==> flow/design.v <==
`default_nettype none
module fpu_16 (
    input logic [15:0] a,
    input logic [15:0] b_ori,
    input logic [3:0] sel,
    output logic [15:0] y
);
    logic [4:0] max_exp; 
    logic [4:0] min_exp; 
    logic a_nan, b_nan, a_inf, b_inf, a_0, b_0;
    logic [15:0] g, s;
    logic [14:0] ext_g_mantisa, ext_s_mantisa, ext_y_mantisa, ext_y_mantisa_nor;
    logic [11:0] ext_y_mantisa_round;
    logic over_underflow;
    logic [4:0] y_exp_nor;
    logic [4:0] a_exp_c, b_exp_c, y_exp_c, y_exp_c_nor, y_exp_c_round;
    logic a_exp_neg, b_exp_neg, y_exp_neg, y_exp_neg_nor, y_exp_neg_round, sticky;
    logic [21:0] temp_product, product_nor;
    logic [11:0] product_round;
    logic [9:0] y_product_mantisa;
    logic [15:0] b;
    assign b = (sel == 4'b0010)? {~b_ori[15], b_ori[14:0]} : {b_ori[15], b_ori[14:0]};
    assign max_exp = 5'b11110;
    assign min_exp = 5'b00001;
    assign a_nan = (a[14:10]==5'b11111 && a[9:0]!=10'd0);
    assign b_nan = (b[14:10]==5'b11111 && b[9:0]!=10'd0);
    assign a_inf = (a[14:10]==5'b11111 && a[9:0]==10'd0);
    assign b_inf = (b[14:10]==5'b11111 && b[9:0]==10'd0);
    assign a_0 = (a[14:10]==5'd0);
    assign b_0 = (b[14:10]==5'd0);
    always_comb begin
        g = 'd0;
        s = 'd0;
        ext_g_mantisa = 'd0;
        ext_s_mantisa = 'd0;
        ext_y_mantisa = 'd0;
        ext_y_mantisa_nor = 'd0;
        ext_y_mantisa_round = 'd0;
        over_underflow = 'd0;
        y_exp_nor = 'd0;
        a_exp_c = 'd0;
        b_exp_c = 'd0;
        y_exp_c = 'd0;
        y_exp_c_nor = 'd0;
        y_exp_c_round = 'd0;
        a_exp_neg = 'd0;
        b_exp_neg = 'd0;
        y_exp_neg = 'd0;
        y_exp_neg_nor = 'd0;
        y_exp_neg_round = 'd0;
        sticky = 'd0;
        temp_product = 'd0;
        product_nor = 'd0;
        product_round = 'd0;
        y_product_mantisa = 'd0;
        y = 'd0;
        if (a_nan || b_nan) y = 16'hFFFF;
        else if (a_inf&&b_inf&&(a[15]!=b[15])&&sel[1:0]>'d0) y = 16'hFFFF;
        else if (a_inf && sel[1:0]>'d0) y = a;
        else if (b_inf && sel[1:0]>'d0) y = b;
        else if ((a_inf || b_inf) && sel[3:2]>'d0 && a[15]==b[15]) y = 16'b0111110000000000;
        else if ((a_inf || b_inf) && sel[3:2]>'d0 && a[15]!=b[15]) y = 16'b1111110000000000;
        else if (a_0 && b_0 && sel[1:0]>'d0) y = 16'd0;
        else if (a_0 && sel[1:0]>='b01) y = b;
        else if (a_0 && sel[3:2]>'d0) y = 16'd0;
        else if (b_0 && sel[1:0]=='b01) y = a;
        else if (b_0 && sel[1:0]=='b10) y = {~a[15], a[14:0]};
        else if (b_0 && sel[3:2]>'d0) y = 16'd0;
        else if (a[15]!=b[15]&&a[14:0]==b[14:0]&& sel[1:0]>'d0) y = 'd0;
        else if (sel[1:0]>'d0) begin
            if (a[14:10]==b[14:10]) begin
                if (a[9:0] > b[9:0]) begin
                    g = a;
                    s = b;
                end
                else begin
                    g = b;
                    s = a;
                end
                ext_g_mantisa = {2'b01,g[9:0],3'b000};
                ext_s_mantisa = {2'b01,s[9:0],3'b000};
                if (g[15]!=s[15]) ext_y_mantisa = ext_g_mantisa-ext_s_mantisa;
                else ext_y_mantisa = ext_g_mantisa+ext_s_mantisa;
            end
            else begin
                if (a[14:10] > b[14:10]) begin
                    g = a;
                    s = b;
                end
                else begin
                    g = b;
                    s = a;
                end
                ext_g_mantisa = {2'b01,g[9:0],3'b000};
                ext_s_mantisa[14:1]={2'b01,s[9:0],2'b00}>>(g[14:10]-s[14:10]);
                if (g[14:10]-s[14:10] == 5'd1) ext_s_mantisa[0] = 0;
                else if (g[14:10]-s[14:10] == 'd2) ext_s_mantisa[0] = 0;
                else if (g[14:10]-s[14:10] == 'd3 && s[0]>1'd0) 
                        ext_s_mantisa[0] = 1;
                else if (g[14:10]-s[14:10] == 'd4 && s[1:0]>2'd0) 
                        ext_s_mantisa[0] = 1;
                else if (g[14:10]-s[14:10] == 'd5 && s[2:0]>3'd0) 
                        ext_s_mantisa[0] = 1;
                else if (g[14:10]-s[14:10] == 'd6 && s[3:0]>4'd0) 
                        ext_s_mantisa[0] = 1;
                else if (g[14:10]-s[14:10] == 'd7 && s[4:0]>5'd0) 
                        ext_s_mantisa[0] = 1;
                else if (g[14:10]-s[14:10] == 'd8 && s[5:0]>6'd0) 
                        ext_s_mantisa[0] = 1;
                else if (g[14:10]-s[14:10] == 'd9 && s[6:0]>7'd0) 
                        ext_s_mantisa[0] = 1;
                else if (g[14:10]-s[14:10] == 'd10 && s[7:0]>'d0) 
                        ext_s_mantisa[0] = 1;
                else if (g[14:10]-s[14:10] > 'd10) ext_s_mantisa[0] = 1;
                else ext_s_mantisa[0] = 0;
                if (g[15]!=s[15]) ext_y_mantisa = ext_g_mantisa-ext_s_mantisa;
                else ext_y_mantisa = ext_g_mantisa+ext_s_mantisa;
            end
            if (ext_y_mantisa[14]==1) begin
                if (g[14:10] < max_exp) begin
                    over_underflow = 0;
                    y_exp_nor = g[14:10]+1;
                    ext_y_mantisa_nor[14:1] = ext_y_mantisa[14:1] >> 1;
                    ext_y_mantisa_nor[0]=ext_y_mantisa[1]|ext_y_mantisa[0];
                end
                else begin
                    over_underflow = 1;
                    y[15] = g[15];
                    y[14:10] = 5'b11111;
                    y[9:0] = 10'd0;
                end
            end
            else if (ext_y_mantisa[13]==1) begin
                over_underflow = 0;
                y_exp_nor = g[14:10];
                ext_y_mantisa_nor = ext_y_mantisa;
            end
            else if (ext_y_mantisa[12]==1) begin
                if (g[14:10] > min_exp) begin
                    over_underflow = 0;
                    y_exp_nor = g[14:10]-'d1;
                    ext_y_mantisa_nor = ext_y_mantisa <<< 'd1;
                end
                else begin
                    over_underflow = 1;
                    y[15] = g[15];
                    y[14:0] = 'd0;
                end
            end
            else if (ext_y_mantisa[11]==1) begin
                if (g[14:10] > min_exp+'d1) begin
                    over_underflow = 0;
                    y_exp_nor = g[14:10]-'d2;
                    ext_y_mantisa_nor = ext_y_mantisa <<< 'd2;
                end
                else begin
                    over_underflow = 1;
                    y[15] = g[15];
                    y[14:0] = 'd0;
                end
            end
            else if (ext_y_mantisa[10]==1) begin
                if (g[14:10] > min_exp+'d2) begin
                    over_underflow = 0;
                    y_exp_nor = g[14:10]-'d3;
                    ext_y_mantisa_nor = ext_y_mantisa <<< 'd3;
                end
                else begin
                    over_underflow = 1;
                    y[15] = g[15];
                    y[14:0] = 'd0;
                end
            end
            else if (ext_y_mantisa[9]==1) begin
                if (g[14:10] > min_exp+'d3) begin
                    over_underflow = 0;
                    y_exp_nor = g[14:10]-'d4;
                    ext_y_mantisa_nor = ext_y_mantisa <<< 'd4;
                end
                else begin
                    over_underflow = 1;
                    y[15] = g[15];
                    y[14:0] = 'd0;
                end
            end
            else if (ext_y_mantisa[8]==1) begin
                if (g[14:10] > min_exp+'d4) begin
                    over_underflow = 0;
                    y_exp_nor = g[14:10]-'d5;
                    ext_y_mantisa_nor = ext_y_mantisa <<< 'd5;
                end
                else begin
                    over_underflow = 1;
                    y[15] = g[15];
                    y[14:0] = 'd0;
                end
            end
            else if (ext_y_mantisa[7]==1) begin
                if (g[14:10] > min_exp+'d5) begin
                    over_underflow = 0;
                    y_exp_nor = g[14:10]-'d6;
                    ext_y_mantisa_nor = ext_y_mantisa <<< 'd6;
                end
                else begin
                    over_underflow = 1;
                    y[15] = g[15];
                    y[14:0] = 'd0;
                end
            end
            else if (ext_y_mantisa[6]==1) begin
                if (g[14:10] > min_exp+'d6) begin
                    over_underflow = 0;
                    y_exp_nor = g[14:10]-'d7;
                    ext_y_mantisa_nor = ext_y_mantisa <<< 'd7;
                end
                else begin
                    over_underflow = 1;
                    y[15] = g[15];
                    y[14:0] = 'd0;
                end
            end
            else if (ext_y_mantisa[5]==1) begin
                if (g[14:10] > min_exp+'d7) begin
                    over_underflow = 0;
                    y_exp_nor = g[14:10]-'d8;
                    ext_y_mantisa_nor = ext_y_mantisa <<< 'd8;
                end
                else begin
                    over_underflow = 1;
                    y[15] = g[15];
                    y[14:0] = 'd0;
                end
            end
            else if (ext_y_mantisa[4]==1) begin
                if (g[14:10] > min_exp+'d8) begin
                    over_underflow = 0;
                    y_exp_nor = g[14:10]-'d9;
                    ext_y_mantisa_nor = ext_y_mantisa <<< 'd9;
                end
                else begin
                    over_underflow = 1;
                    y[15] = g[15];
                    y[14:0] = 'd0;
                end
            end
            else if (ext_y_mantisa[3]==1) begin
                if (g[14:10] > min_exp+'d9) begin
                    over_underflow = 0;
                    y_exp_nor = g[14:10]-'d10;
                    ext_y_mantisa_nor = ext_y_mantisa <<< 'd10;
                end
                else begin
                    over_underflow = 1;
                    y[15] = g[15];
                    y[14:0] = 'd0;
                end
            end
            else begin
                if (g[14:10] > min_exp+'d10) begin
                    over_underflow = 0;
                    y_exp_nor = g[14:10]-'d11;
                    ext_y_mantisa_nor = ext_y_mantisa <<< 'd11;
                end
                else begin
                    over_underflow = 1;
                    y[15] = g[15];
                    y[14:0] = 'd0;
                end
            end
            if (~over_underflow) begin
                if (ext_y_mantisa_nor[2:0] > 3'b100 || 
                    (ext_y_mantisa_nor[2:0] == 3'b100 && 
                    ext_y_mantisa_nor[3] == 1'b1)) begin
                    ext_y_mantisa_round = ext_y_mantisa_nor[14:3]+'d1;
                    if (ext_y_mantisa_round[11]==1) begin
                        if (y_exp_nor < max_exp) begin
                            y[15] = g[15];
                            y[14:10] = y_exp_nor+'d1;
                            y[9:0] = ext_y_mantisa_round[10:1];  
                        end
                        else begin
                            y[15] = g[15];
                            y[14:10] = 5'b11111;
                            y[9:0] = 10'd0;
                        end
                    end
                    else begin
                        y[15] = g[15];
                        y[14:10] = y_exp_nor;
                        y[9:0] = ext_y_mantisa_round[9:0];
                    end
                end
                else begin
                    ext_y_mantisa_round = ext_y_mantisa_nor[14:3];
                    y[15] = g[15];
                    y[14:10] = y_exp_nor;
                    y[9:0] = ext_y_mantisa_round[9:0];
                end
            end
        end
        else begin
            y[15] = (a[15]==b[15]) ? 0 : 1;
            if (a[14:10] < 5'd15 && b[14:10] < 5'd15) begin
                a_exp_neg = 1;
                b_exp_neg = 1;
                a_exp_c = 5'd15-a[14:10];
                b_exp_c = 5'd15-b[14:10];
            end
            else if (a[14:10] < 5'd15 && b[14:10] >= 5'd15) begin
                a_exp_neg = 1;
                b_exp_neg = 0;
                a_exp_c = 5'd15-a[14:10];
                b_exp_c = b[14:10]-5'd15;
            end
            else if (a[14:10] >= 5'd15 && b[14:10] < 5'd15) begin
                a_exp_neg = 0;
                b_exp_neg = 1;
                a_exp_c = a[14:10]-5'd15;
                b_exp_c = 5'd15-b[14:10];
            end
            else begin
                a_exp_neg = 0;
                b_exp_neg = 0;
                a_exp_c = a[14:10]-5'd15;
                b_exp_c = b[14:10]-5'd15;
            end
            if (a_exp_neg && b_exp_neg) begin
                y_exp_neg = 1;
                y_exp_c = a_exp_c+b_exp_c;
            end
            else if (a_exp_neg && ~b_exp_neg && b_exp_c >= a_exp_c) begin
                y_exp_neg = 0;
                y_exp_c = b_exp_c-a_exp_c;
            end
            else if (a_exp_neg && ~b_exp_neg && b_exp_c < a_exp_c) begin
                y_exp_neg = 1;
                y_exp_c = a_exp_c-b_exp_c;
            end
            else if (~a_exp_neg && b_exp_neg && a_exp_c >= b_exp_c) begin
                y_exp_neg = 0;
                y_exp_c = a_exp_c-b_exp_c;
            end
            else if (~a_exp_neg && b_exp_neg && a_exp_c < b_exp_c) begin
                y_exp_neg = 1;
                y_exp_c = b_exp_c-a_exp_c;
            end
            if (~a_exp_neg && ~b_exp_neg) begin
                y_exp_neg = 0;
                y_exp_c = a_exp_c+b_exp_c;
            end
            temp_product = {1'b1,a[9:0]}*{1'b1,b[9:0]};
            if (temp_product[21]==1'b1) begin
                product_nor = temp_product >> 1;
                if (y_exp_neg) y_exp_c_nor = y_exp_c-5'd1;
                else y_exp_c_nor = y_exp_c+5'd1;
                if (y_exp_c_nor == 5'd0) y_exp_neg_nor = 0;
                else y_exp_neg_nor = y_exp_neg;
            end
            else begin
                product_nor = temp_product;
                y_exp_c_nor = y_exp_c;
                y_exp_neg_nor = y_exp_neg;
            end
            sticky = (temp_product[7:0]>=8'd1) ? 1 : 0;
            if ({product_nor[9:8],sticky} > 3'b100 ||
                ({product_nor[9:8],sticky}==3'b100 &&
                 product_nor[12] == 1)) begin
                product_round = product_nor[21:10]+1;
                if (product_round[11]==1) begin
                    y_product_mantisa = product_round[10:1];
                    if (y_exp_neg_nor) y_exp_c_round = y_exp_c_nor-5'd1;
                    else y_exp_c_nor = y_exp_c-5'd1;
                    if (y_exp_c_round == 5'd0) y_exp_neg_round = 0;
                    else y_exp_neg_round = y_exp_neg_nor;
                end
                else begin
                    y_product_mantisa = product_round[9:0];
                    y_exp_c_round = y_exp_c_nor;
                    y_exp_neg_round = y_exp_neg_nor;
                end
            end
            else begin
                product_round = product_nor[21:10];
                y_product_mantisa = product_round[9:0];
                y_exp_c_round = y_exp_c_nor;
                y_exp_neg_round = y_exp_neg_nor;
            end
            if (y_exp_neg_round && y_exp_c_round > 5'd14) begin
                y[14:0] = 15'd0;
            end
            else if (y_exp_neg_round && y_exp_c_round <= 5'd14) begin
                y[14:10] = 5'd15 - y_exp_c_round;
                y[9:0] = y_product_mantisa;
            end
            else if (~y_exp_neg_round && y_exp_c_round > (max_exp-5'd15))begin
                y[14:10] = 5'b11111;
                y[9:0] = 10'd0;
            end
            else begin
                y[14:10] = y_exp_c_round+5'd15;
                y[9:0] = y_product_mantisa;
            end
        end
    end
endmodule : fpu_16
module input_16(
    input logic clock, reset,
    input logic [9:0] data_in,
    output logic [15:0] num1, num2,
    output logic [3:0] op,
    output logic start
);
    logic count;
    always_ff @(posedge clock or posedge reset) begin
        if (reset) begin
            num1 <= 'd0;
            num2 <= 'd0;
            op <= 'd0;
            start <= 0;
            count <= 'd0;
        end
        else if (data_in[1:0] == 2'b01) begin
            if (count == 0) begin
                num1[7:0] <= data_in[9:2];
                count <= 1;
            end
            else begin
                num1[15:8] <= data_in[9:2];
                count <= 0;
            end
        end
        else if (data_in[1:0] == 2'b10) begin
            if (count == 0) begin
                num2[7:0] <= data_in[9:2];
                count <= 1;
            end
            else begin
                num2[15:8] <= data_in[9:2];
                count <= 0;
            end
        end
        else if (data_in[1:0] == 2'b11) begin
            op <= data_in[5:2];
            start <= 'd1;
        end
        else if (start)
            start <= 0;
    end
endmodule: input_16
module output_16(
    input logic clock, reset,
    input logic [15:0] ans,
    input logic done_calc,
    output logic [9:0] data_out
);
    logic count;
    always_ff @(posedge clock or posedge reset) begin
        if (reset) begin
            data_out <= 'd0;
            count <= 0;
        end
        else if (done_calc) begin
            data_out[9:2] <= ans[15:8];
            data_out[1:0] <= 2'b11;
            count <= 1;
        end
        else if (count) begin
            data_out[9:2] <= ans[7:0];
            data_out[1:0] <= 2'b11;
            count <= 0;
        end
        else
            data_out <= 'd0;
    end
endmodule: output_16
module top(
    input logic clock, reset,
    input logic [9:0] inp,
    output logic [9:0] out
);
    logic [15:0] a, b, y;
    logic [3:0] sel;
    logic signal;
    input_16 in1(.clock, .reset, .data_in(inp), .num1(a), .num2(b), .op(sel), .start(signal));
    fpu_16 calc(.a, .b_ori(b), .sel, .y);
    output_16 out1(.clock, .reset, .ans(y), .done_calc(signal), .data_out(out));
endmodule
# Reports on top
# Each step is given for the RTL above and for the edited RTL.
# "orig" refers to lines of the RTL above, "edited" to lines of the edited file.
# "diff": "edited" minus "orig" as printed here. "change_rel_pct": 100 x difference / "orig".
# Operators carry their Yosys type and port widths (W data, S select, Z words).
# Cell names lack the library's common part.
# A cell with n/a has no value.
dict set report setup {
  top_module {top}
  clk_port {clock}
  lib {sky130hd}
  pvt_corner {tt_025C_1v80}
}

# Edit of the RTL
# The edit as a unified diff against the file above.
# The edited RTL no longer does the same as the RTL above: the edit was made by script, with no optimisation intended.
# begin of diff
@@ -479,5 +479,5 @@
     output logic [9:0] out
 );
-    logic [15:0] a, b, y;
+    logic [14:0] a, b, y;
     logic [3:0] sel;
     logic signal;
# end of diff

# After elaboration
# Counts by Yosys on the flattened word-level netlist (proc, flatten, opt, wreduce; memories kept). Register bits leave out memories and registers merged into their read ports (data or address). Print and check cells are left out.
# element orig edited diff change_rel_pct
set classes {}
lappend classes {add_sub_neg 33 33 0 0.00}
lappend classes {mul 1 1 0 0.00}
lappend classes {n_cmp 41 41 0 0.00}
lappend classes {n_eq 26 24 -2 -7.69}
lappend classes {shift 1 1 0 0.00}
lappend classes {muxes 521 519 -2 -0.38}
lappend classes {logic 9 8 -1 -11.11}
lappend classes {reduce_and_logical 64 64 0 0.00}
# op orig edited diff change_rel_pct
set op_table {}
lappend op_table {{$mux W16} 106 93 -13 -12.26}
lappend op_table {{$mux W15} 45 58 13 28.89}
lappend op_table {{$mux W1} 171 169 -2 -1.17}
lappend op_table {{$not A1 Y1} 8 7 -1 -12.50}
lappend op_table {{$ne A1 B1 Y1} 3 2 -1 -33.33}
lappend op_table {{$eq A1 B1 Y1} 1 0 -1 -100.00}
# Unchanged operator kinds not shown: 68.
# element orig edited diff change_rel_pct
set bits {}
lappend bits {ff_bits 49 47 -2 -4.08}
lappend bits {inputBits 12 12 0 0.00}

# Logic depth
# Longest topological path by Yosys (ltp), each cell counted once; first at word level (registers and memories cut), then after technology mapping (sequential cells cut; the memories' decode and read muxes count).
# element orig edited diff change_rel_pct
set logic_depth {}
lappend logic_depth {depth_word 133 133 0 0.00}
lappend logic_depth {ABC_AREA 0 0 n/a n/a}
lappend logic_depth {ltp_mapped 46 45 -1 -2.17}
lappend logic_depth {mapped_depth_nobuf 39 38 -1 -2.56}

# Synthesis result
# Source: synth_stat.txt of the flow (Yosys; design flattened, memories mapped). It holds for the ABC_AREA given above (unset counts as 0); a run with the other value may have another netlist.
# element orig edited diff change_rel_pct
set mapped {}
lappend mapped {cell_count 2303 2365 62 2.69}
lappend mapped {yosys_area_um2 16498.3 17010.1 511.8 3.10}
lappend mapped {seqArea_um2 1201.2 1151.1 -50.1 -4.17}
lappend mapped {ff_cells 48 46 -2 -4.17}
# type orig edited diff change_rel_pct
set types {}
lappend types {o211ai_1 23 42 19 82.61}
lappend types {nand3_1 81 64 -17 -20.99}
lappend types {nor2_1 226 210 -16 -7.08}
lappend types {o221ai_1 24 13 -11 -45.83}
lappend types {mux2i_1 19 30 11 57.89}
lappend types {nor4_1 11 22 11 100.00}
lappend types {xnor2_1 46 37 -9 -19.57}
lappend types {o21ai_0 144 136 -8 -5.56}
lappend types {a211oi_1 32 39 7 21.88}
lappend types {nand4_1 25 18 -7 -28.00}
lappend types {nand2b_1 20 27 7 35.00}
lappend types {o22ai_1 14 21 7 50.00}
lappend types {or2_2 13 20 7 53.85}
lappend types {inv_1 175 181 6 3.43}
lappend types {a21oi_1 169 163 -6 -3.55}
lappend types {clkbuf_1 107 113 6 5.61}
lappend types {a31oi_1 35 41 6 17.14}
lappend types {xor2_1 20 14 -6 -30.00}
# Unchanged cell types not shown: 22.
# The list need not be complete.
# By module: a second synthesis without flattening, with its own total; a netlist apart from the flattened one above.
# element orig edited diff change_rel_pct
set hier_totals {}
lappend hier_totals {hier_cells 2282 2283 1 0.04}
lappend hier_totals {hier_area_um2 16763.6 16767.3 3.7 0.02}
# Rows give one instance, submodules left out.
# mod instances n_cells area_um2 mod_seq_area_um2
set by_module_orig {}
lappend by_module_orig {fpu_16 1 2166 14899.3 0.0}
lappend by_module_orig {input_16 1 89 1493.9 950.9}
lappend by_module_orig {output_16 1 27 370.4 250.2}
lappend by_module_orig {top 1 0 0.0 0.0}
# mod instances n_cells area_um2 mod_seq_area_um2
set by_module_edited {}
lappend by_module_edited {fpu_16 1 2166 14899.3 0.0}
lappend by_module_edited {input_16 1 89 1493.9 950.9}
lappend by_module_edited {output_16 1 27 370.4 250.2}
lappend by_module_edited {top 1 1 3.8 0.0}

# Worst setup path after synthesis
# Source: OpenSTA report_checks on the synthesized netlist (no wires, ideal clock, input and output delay 20% of the period each), path of least setup slack; recovery checks are left aside. Register names are those of the netlist, which keeps one name where synthesis merged equal registers.
# element orig edited diff change_rel_pct
set synth_timing {}
lappend synth_timing {kind {register -> register} {register -> register} n/a n/a}
lappend synth_timing {startpoint {register in1.num2[14]} {register in1.num1[3]} n/a n/a}
lappend synth_timing {endpoint {register out1.data_out[3]} {register out1.data_out[4]} n/a n/a}
lappend synth_timing {clock_period_ns 8.0 8.0 0.0 0.00}
lappend synth_timing {launch_ns 0.000 0.000 0.000 n/a}
lappend synth_timing {arrival_time_ns 8.768 8.732 -0.036 -0.41}
lappend synth_timing {required_ns 7.860 7.880 0.020 0.25}
lappend synth_timing {slack_ns -0.908 -0.852 0.056 n/a}
lappend synth_timing {delay_ns 8.908 8.852 -0.056 -0.63}
lappend synth_timing {driving_pins 39 34 -5 -12.82}
lappend synth_timing {n_path_buf 6 2 -4 -66.67}
lappend synth_timing {synth_period_reached_ns 8.908 8.852 -0.056 -0.63}
# "delay_ns" is the arrival time less input delay plus setup time.
# "driving_pins": output pins that drive a net of the path, with the launching flip-flop's if there is one; two outputs of one cell count as two.
# "synth_period_reached_ns" is the clock period less the worst setup slack; recovery checks do not enter. This is arithmetic on one report: input and output delays are still those of the set period (20% each).
# The rows between start and end are the longest chain of elaborated cells between them; the timing report does not say that the signal goes this way. Where chains are equally long, one stands for them.
# Each line given opens the expression or statement behind the cell; cells for indexed reads and writes are added by Yosys, which also makes memories of some case tables.
# A register here has more assigning lines than the two given.
dict set report synth_between_orig {
  cell_sequence {dfrtp_1 -> clkbuf_1 -> inv_1 -> ha_1 -> nand4_4 -> o221ai_2 -> buf_2 -> nand2_1 -> a22oi_2 -> ha_1 -> clkbuf_1 -> buf_1 -> clkbuf_1 -> mux4_2 -> a211oi_1 -> a31oi_1 -> or2_2 -> ha_1 -> [... 3 more ...] -> o21ai_0 -> nand3_1 -> o21a_1 -> o221ai_1 -> o211ai_1 -> o21ai_0 -> a211o_1 -> nor3_1 -> a21oi_1 -> o31ai_1 -> nand4_1 -> nand3_1 -> or3b_4 -> nor4_4 -> o31ai_1 -> and4_1 -> o311ai_1 -> nand4_1}
  elab_chain_cells 132
}
# element line_no
set synth_rtl_orig {}
lappend synth_rtl_orig {{start, declared} 409} ;# output logic [15:0] num1, num2,
lappend synth_rtl_orig {{start, assigned} 417} ;# num2 <= 'd0;
lappend synth_rtl_orig {{start, assigned} 438} ;# num2[15:8] <= data_in[9:2];
lappend synth_rtl_orig {{$mux W16} 22} ;# assign b = (sel == 4'b0010)? {~b_ori[15], b_ori[14:0]} : {b_ori[15], b_ori[14:0]};
lappend synth_rtl_orig {{$lt A5 B4 Y1} 315} ;# else if (a[14:10] >= 5'd15 && b[14:10] < 5'd15) begin
lappend synth_rtl_orig {{$logic_and A1 B1 Y1} 315}
lappend synth_rtl_orig {{$mux W5} 315}
lappend synth_rtl_orig {{$mux W5} 309} ;# else if (a[14:10] < 5'd15 && b[14:10] >= 5'd15) begin
lappend synth_rtl_orig {{$mux W5} 303} ;# if (a[14:10] < 5'd15 && b[14:10] < 5'd15) begin
lappend synth_rtl_orig {{$mux W5} 70} ;# else if (sel[1:0]>'d0) begin
lappend synth_rtl_orig {{[... 118 more ...]} n/a}
lappend synth_rtl_orig {{$mux W16} 61} ;# else if ((a_inf || b_inf) && sel[3:2]>'d0 && a[15]==b[15]) y = 16'b0111110000000000;
lappend synth_rtl_orig {{$mux W16} 60} ;# else if (b_inf && sel[1:0]>'d0) y = b;
lappend synth_rtl_orig {{$mux W16} 59} ;# else if (a_inf && sel[1:0]>'d0) y = a;
lappend synth_rtl_orig {{$mux W16} 58} ;# else if (a_inf&&b_inf&&(a[15]!=b[15])&&sel[1:0]>'d0) y = 16'hFFFF;
lappend synth_rtl_orig {{$mux W16} 57} ;# if (a_nan || b_nan) y = 16'hFFFF;
lappend synth_rtl_orig {{$mux W8} 467} ;# else if (count) begin
lappend synth_rtl_orig {{$mux W8} 462} ;# else if (done_calc) begin
lappend synth_rtl_orig {{end, assigned} 463} ;# data_out[9:2] <= ans[15:8];
lappend synth_rtl_orig {{end, assigned} 468} ;# data_out[9:2] <= ans[7:0];
lappend synth_rtl_orig {{end, declared} 454} ;# output logic [9:0] data_out
dict set report synth_between_edited {
  cell_sequence {dfrtp_1 -> clkbuf_1 -> clkbuf_1 -> nand2_1 -> fa_1 -> fa_1 -> inv_1 -> fa_1 -> inv_1 -> fa_1 -> inv_1 -> fa_1 -> ha_1 -> a21o_1 -> a21oi_1 -> nor2b_1 -> a41oi_1 -> a31oi_1 -> o21ai_0 -> or4b_2 -> and3_1 -> a2111oi_0 -> mux2_2 -> inv_1 -> ha_1 -> nor2_1 -> a31oi_1 -> o31ai_1 -> or2_2 -> nor3_1 -> a221oi_1 -> o21ai_1 -> o21bai_1 -> o211a_1}
  elab_chain_cells 129
}
# element line_no
set synth_rtl_edited {}
lappend synth_rtl_edited {{start, declared} 409} ;# output logic [15:0] num1, num2,
lappend synth_rtl_edited {{start, assigned} 416} ;# num1 <= 'd0;
lappend synth_rtl_edited {{start, assigned} 424} ;# num1[7:0] <= data_in[9:2];
lappend synth_rtl_edited {{$eq A15 B15 Y1} 69} ;# else if (a[15]!=b[15]&&a[14:0]==b[14:0]&& sel[1:0]>'d0) y = 'd0;
lappend synth_rtl_edited {{$logic_and A1 B1 Y1 x2} 69}
lappend synth_rtl_edited {{$mux W1} 69}
lappend synth_rtl_edited {{$mux W1} 68} ;# else if (b_0 && sel[3:2]>'d0) y = 16'd0;
lappend synth_rtl_edited {{$mux W1} 67} ;# else if (b_0 && sel[1:0]=='b10) y = {~a[15], a[14:0]};
lappend synth_rtl_edited {{$mux W1} 66} ;# else if (b_0 && sel[1:0]=='b01) y = a;
lappend synth_rtl_edited {{$mux W1} 65} ;# else if (a_0 && sel[3:2]>'d0) y = 16'd0;
lappend synth_rtl_edited {{[... 114 more ...]} n/a}
lappend synth_rtl_edited {{$mux W15} 61} ;# else if ((a_inf || b_inf) && sel[3:2]>'d0 && a[15]==b[15]) y = 16'b0111110000000000;
lappend synth_rtl_edited {{$mux W15} 60} ;# else if (b_inf && sel[1:0]>'d0) y = b;
lappend synth_rtl_edited {{$mux W15} 59} ;# else if (a_inf && sel[1:0]>'d0) y = a;
lappend synth_rtl_edited {{$mux W15} 58} ;# else if (a_inf&&b_inf&&(a[15]!=b[15])&&sel[1:0]>'d0) y = 16'hFFFF;
lappend synth_rtl_edited {{$mux W15} 57} ;# if (a_nan || b_nan) y = 16'hFFFF;
lappend synth_rtl_edited {{$mux W8} 467} ;# else if (count) begin
lappend synth_rtl_edited {{$mux W8} 462} ;# else if (done_calc) begin
lappend synth_rtl_edited {{end, assigned} 463} ;# data_out[9:2] <= ans[15:8];
lappend synth_rtl_edited {{end, assigned} 468} ;# data_out[9:2] <= ans[7:0];
lappend synth_rtl_edited {{end, declared} 454} ;# output logic [9:0] data_out

# Timing after layout
# Path of least setup slack in the final report of the runs of pair A (OpenROAD, finished layout, wires in). Where an end is a register, its clock arrival counts in the times.
# element orig edited diff change_rel_pct
set layout_timing {}
lappend layout_timing {kind {register -> register} {register -> register} n/a n/a}
lappend layout_timing {startpoint {register in1.num1[12]} {register in1.num1[12]} n/a n/a}
lappend layout_timing {endpoint {register out1.data_out[3]} {register out1.data_out[7]} n/a n/a}
lappend layout_timing {clock_period_ns 7.86 7.86 0.00 0.00}
lappend layout_timing {launch_ns 0.30 0.31 0.01 3.33}
lappend layout_timing {arrival_time_ns 7.85 7.99 0.14 1.78}
lappend layout_timing {required_ns 8.03 8.05 0.02 0.25}
lappend layout_timing {slack_ns 0.18 0.06 -0.12 n/a}
lappend layout_timing {driving_pins 36 36 0 0.00}
lappend layout_timing {n_path_buf 4 4 0 0.00}
# The rows between start and end are the longest chain of elaborated cells between them; the timing report does not say that the signal goes this way. Where chains are equally long, one stands for them.
# A register here has more assigning lines than the two given.
dict set report layout_between_orig {
  cell_sequence {dfrtp_1 -> ha_4 -> nand4_4 -> o221a_4 -> nor3_4 -> a22oi_2 -> ha_4 -> buf_6 -> buf_4 -> a211oi_1 -> o21a_1 -> a311oi_2 -> mux2i_1 -> or3_4 -> ha_4 -> a221oi_4 -> o21ai_1 -> nand3_1 -> o21a_1 -> o221ai_2 -> o211ai_1 -> o21ai_2 -> a211o_4 -> a221oi_4 -> buf_4 -> a32o_1 -> a211oi_1 -> o22a_1 -> o211a_1 -> or3b_4 -> nor4_4 -> buf_4 -> o31ai_2 -> and4_1 -> o311ai_2 -> nand4_1}
  elab_chain_cells 131
}
# element line_no
set layout_rtl_orig {}
lappend layout_rtl_orig {{start, declared} 409} ;# output logic [15:0] num1, num2,
lappend layout_rtl_orig {{start, assigned} 416} ;# num1 <= 'd0;
lappend layout_rtl_orig {{start, assigned} 428} ;# num1[15:8] <= data_in[9:2];
lappend layout_rtl_orig {{$ge A5 B4 Y1} 315} ;# else if (a[14:10] >= 5'd15 && b[14:10] < 5'd15) begin
lappend layout_rtl_orig {{$logic_and A1 B1 Y1} 315}
lappend layout_rtl_orig {{$mux W5} 315}
lappend layout_rtl_orig {{$mux W5} 309} ;# else if (a[14:10] < 5'd15 && b[14:10] >= 5'd15) begin
lappend layout_rtl_orig {{$mux W5} 303} ;# if (a[14:10] < 5'd15 && b[14:10] < 5'd15) begin
lappend layout_rtl_orig {{$mux W5} 70} ;# else if (sel[1:0]>'d0) begin
lappend layout_rtl_orig {{$mux W5} 69} ;# else if (a[15]!=b[15]&&a[14:0]==b[14:0]&& sel[1:0]>'d0) y = 'd0;
lappend layout_rtl_orig {{[... 117 more ...]} n/a}
lappend layout_rtl_orig {{$mux W16} 61} ;# else if ((a_inf || b_inf) && sel[3:2]>'d0 && a[15]==b[15]) y = 16'b0111110000000000;
lappend layout_rtl_orig {{$mux W16} 60} ;# else if (b_inf && sel[1:0]>'d0) y = b;
lappend layout_rtl_orig {{$mux W16} 59} ;# else if (a_inf && sel[1:0]>'d0) y = a;
lappend layout_rtl_orig {{$mux W16} 58} ;# else if (a_inf&&b_inf&&(a[15]!=b[15])&&sel[1:0]>'d0) y = 16'hFFFF;
lappend layout_rtl_orig {{$mux W16} 57} ;# if (a_nan || b_nan) y = 16'hFFFF;
lappend layout_rtl_orig {{$mux W8} 467} ;# else if (count) begin
lappend layout_rtl_orig {{$mux W8} 462} ;# else if (done_calc) begin
lappend layout_rtl_orig {{end, assigned} 463} ;# data_out[9:2] <= ans[15:8];
lappend layout_rtl_orig {{end, assigned} 468} ;# data_out[9:2] <= ans[7:0];
lappend layout_rtl_orig {{end, declared} 454} ;# output logic [9:0] data_out
dict set report layout_between_edited {
  cell_sequence {dfrtp_1 -> ha_4 -> and4_4 -> a2bb2oi_4 -> a2111oi_4 -> a21oi_2 -> ha_4 -> or3_1 -> a222oi_1 -> buf_4 -> a21o_1 -> nand2_4 -> a211o_1 -> ha_4 -> buf_6 -> o21a_1 -> nor4_2 -> a21oi_2 -> a31o_2 -> o211ai_1 -> a221oi_2 -> o31ai_4 -> or3_4 -> a21oi_2 -> buf_4 -> and3_1 -> o31ai_1 -> a31oi_1 -> o22ai_2 -> nand2b_1 -> nor4b_4 -> buf_4 -> nand3_2 -> xor2_2 -> a211oi_2 -> a211o_1}
  elab_chain_cells 131
}
# element line_no
set layout_rtl_edited {}
lappend layout_rtl_edited {{start, declared} 409} ;# output logic [15:0] num1, num2,
lappend layout_rtl_edited {{start, assigned} 416} ;# num1 <= 'd0;
lappend layout_rtl_edited {{start, assigned} 428} ;# num1[15:8] <= data_in[9:2];
lappend layout_rtl_edited {{$ge A5 B4 Y1} 315} ;# else if (a[14:10] >= 5'd15 && b[14:10] < 5'd15) begin
lappend layout_rtl_edited {{$logic_and A1 B1 Y1} 315}
lappend layout_rtl_edited {{$mux W5} 315}
lappend layout_rtl_edited {{$mux W5} 309} ;# else if (a[14:10] < 5'd15 && b[14:10] >= 5'd15) begin
lappend layout_rtl_edited {{$mux W5} 303} ;# if (a[14:10] < 5'd15 && b[14:10] < 5'd15) begin
lappend layout_rtl_edited {{$mux W5} 70} ;# else if (sel[1:0]>'d0) begin
lappend layout_rtl_edited {{$mux W5} 69} ;# else if (a[15]!=b[15]&&a[14:0]==b[14:0]&& sel[1:0]>'d0) y = 'd0;
lappend layout_rtl_edited {{[... 117 more ...]} n/a}
lappend layout_rtl_edited {{$mux W15} 61} ;# else if ((a_inf || b_inf) && sel[3:2]>'d0 && a[15]==b[15]) y = 16'b0111110000000000;
lappend layout_rtl_edited {{$mux W15} 60} ;# else if (b_inf && sel[1:0]>'d0) y = b;
lappend layout_rtl_edited {{$mux W15} 59} ;# else if (a_inf && sel[1:0]>'d0) y = a;
lappend layout_rtl_edited {{$mux W15} 58} ;# else if (a_inf&&b_inf&&(a[15]!=b[15])&&sel[1:0]>'d0) y = 16'hFFFF;
lappend layout_rtl_edited {{$mux W15} 57} ;# if (a_nan || b_nan) y = 16'hFFFF;
lappend layout_rtl_edited {{$mux W8} 467} ;# else if (count) begin
lappend layout_rtl_edited {{$mux W8} 462} ;# else if (done_calc) begin
lappend layout_rtl_edited {{end, assigned} 463} ;# data_out[9:2] <= ans[15:8];
lappend layout_rtl_edited {{end, assigned} 468} ;# data_out[9:2] <= ans[7:0];
lappend layout_rtl_edited {{end, declared} 454} ;# output logic [9:0] data_out

# Flow runs
# Both versions went through the flow (Yosys, OpenROAD) with the same settings in each pair. Constraints: input delay and output delay 20% of the set period each, output load 0.01 pF.
dict set report flow_settings_pair_A {
  period_ns 7.86
  CAP_MARGIN 20
  CORE_MARGIN 2
  CORE_UTILIZATION 40
  SLEW_MARGIN 20
}
# element orig edited diff change_rel_pct
set results_pair_A {}
lappend results_pair_A {yosys_chip_area_um2 16498.3 17010.1 511.8 3.10}
lappend results_pair_A {final_die_area_um2 42886.3 44190.3 1304.0 3.04}
lappend results_pair_A {layout_stdcell_area_um2 21790.9 22943.3 1152.4 5.29}
lappend results_pair_A {utilization_pct 53.5 54.7 1.2 n/a}
lappend results_pair_A {fin_ws_ns 0.185 0.064 -0.121 n/a}
lappend results_pair_A {fin_tns_ns 0.000 0.000 0.000 n/a}
lappend results_pair_A {hold_worst_slack_ns 0.552 0.581 0.029 n/a}
lappend results_pair_A {period_less_ws_ns 7.675 7.796 0.121 1.58}
dict set report flow_settings_pair_B {
  ABC_AREA 0
  CELL_PAD_IN_SITES_DETAIL_PLACEMENT 1
  CORE_MARGIN 5
  CORE_UTILIZATION 47
  CTS_CLUSTER_DIAMETER 46
  CTS_CLUSTER_SIZE 55
  GPL_TIMING_DRIVEN 0
  HOLD_SLACK_MARGIN 0.21
  PLACE_DENSITY_LB_ADDON 0.21
  SETUP_SLACK_MARGIN 0.06
  SLEW_MARGIN 5
  TNS_END_PERCENT 50
  period_ns 8.72
  CAP_MARGIN 20
}
# element orig edited diff change_rel_pct
set results_pair_B {}
lappend results_pair_B {yosys_chip_area_um2 16498.3 17010.1 511.8 3.10}
lappend results_pair_B {final_die_area_um2 38949.0 40096.1 1147.1 2.95}
lappend results_pair_B {layout_stdcell_area_um2 19725.2 21161.5 1436.3 7.28}
lappend results_pair_B {utilization_pct 57.0 59.4 2.4 n/a}
lappend results_pair_B {fin_ws_ns -0.202 -0.191 0.011 n/a}
lappend results_pair_B {fin_tns_ns -0.846 -0.859 -0.013 n/a}
lappend results_pair_B {hold_worst_slack_ns 0.576 0.436 -0.140 n/a}
lappend results_pair_B {period_less_ws_ns 8.922 8.911 -0.011 -0.12}
# "period_less_ws_ns" means the clock period less the worst setup slack. The figure is calculated, with input and output delays left at 20% of the set period.
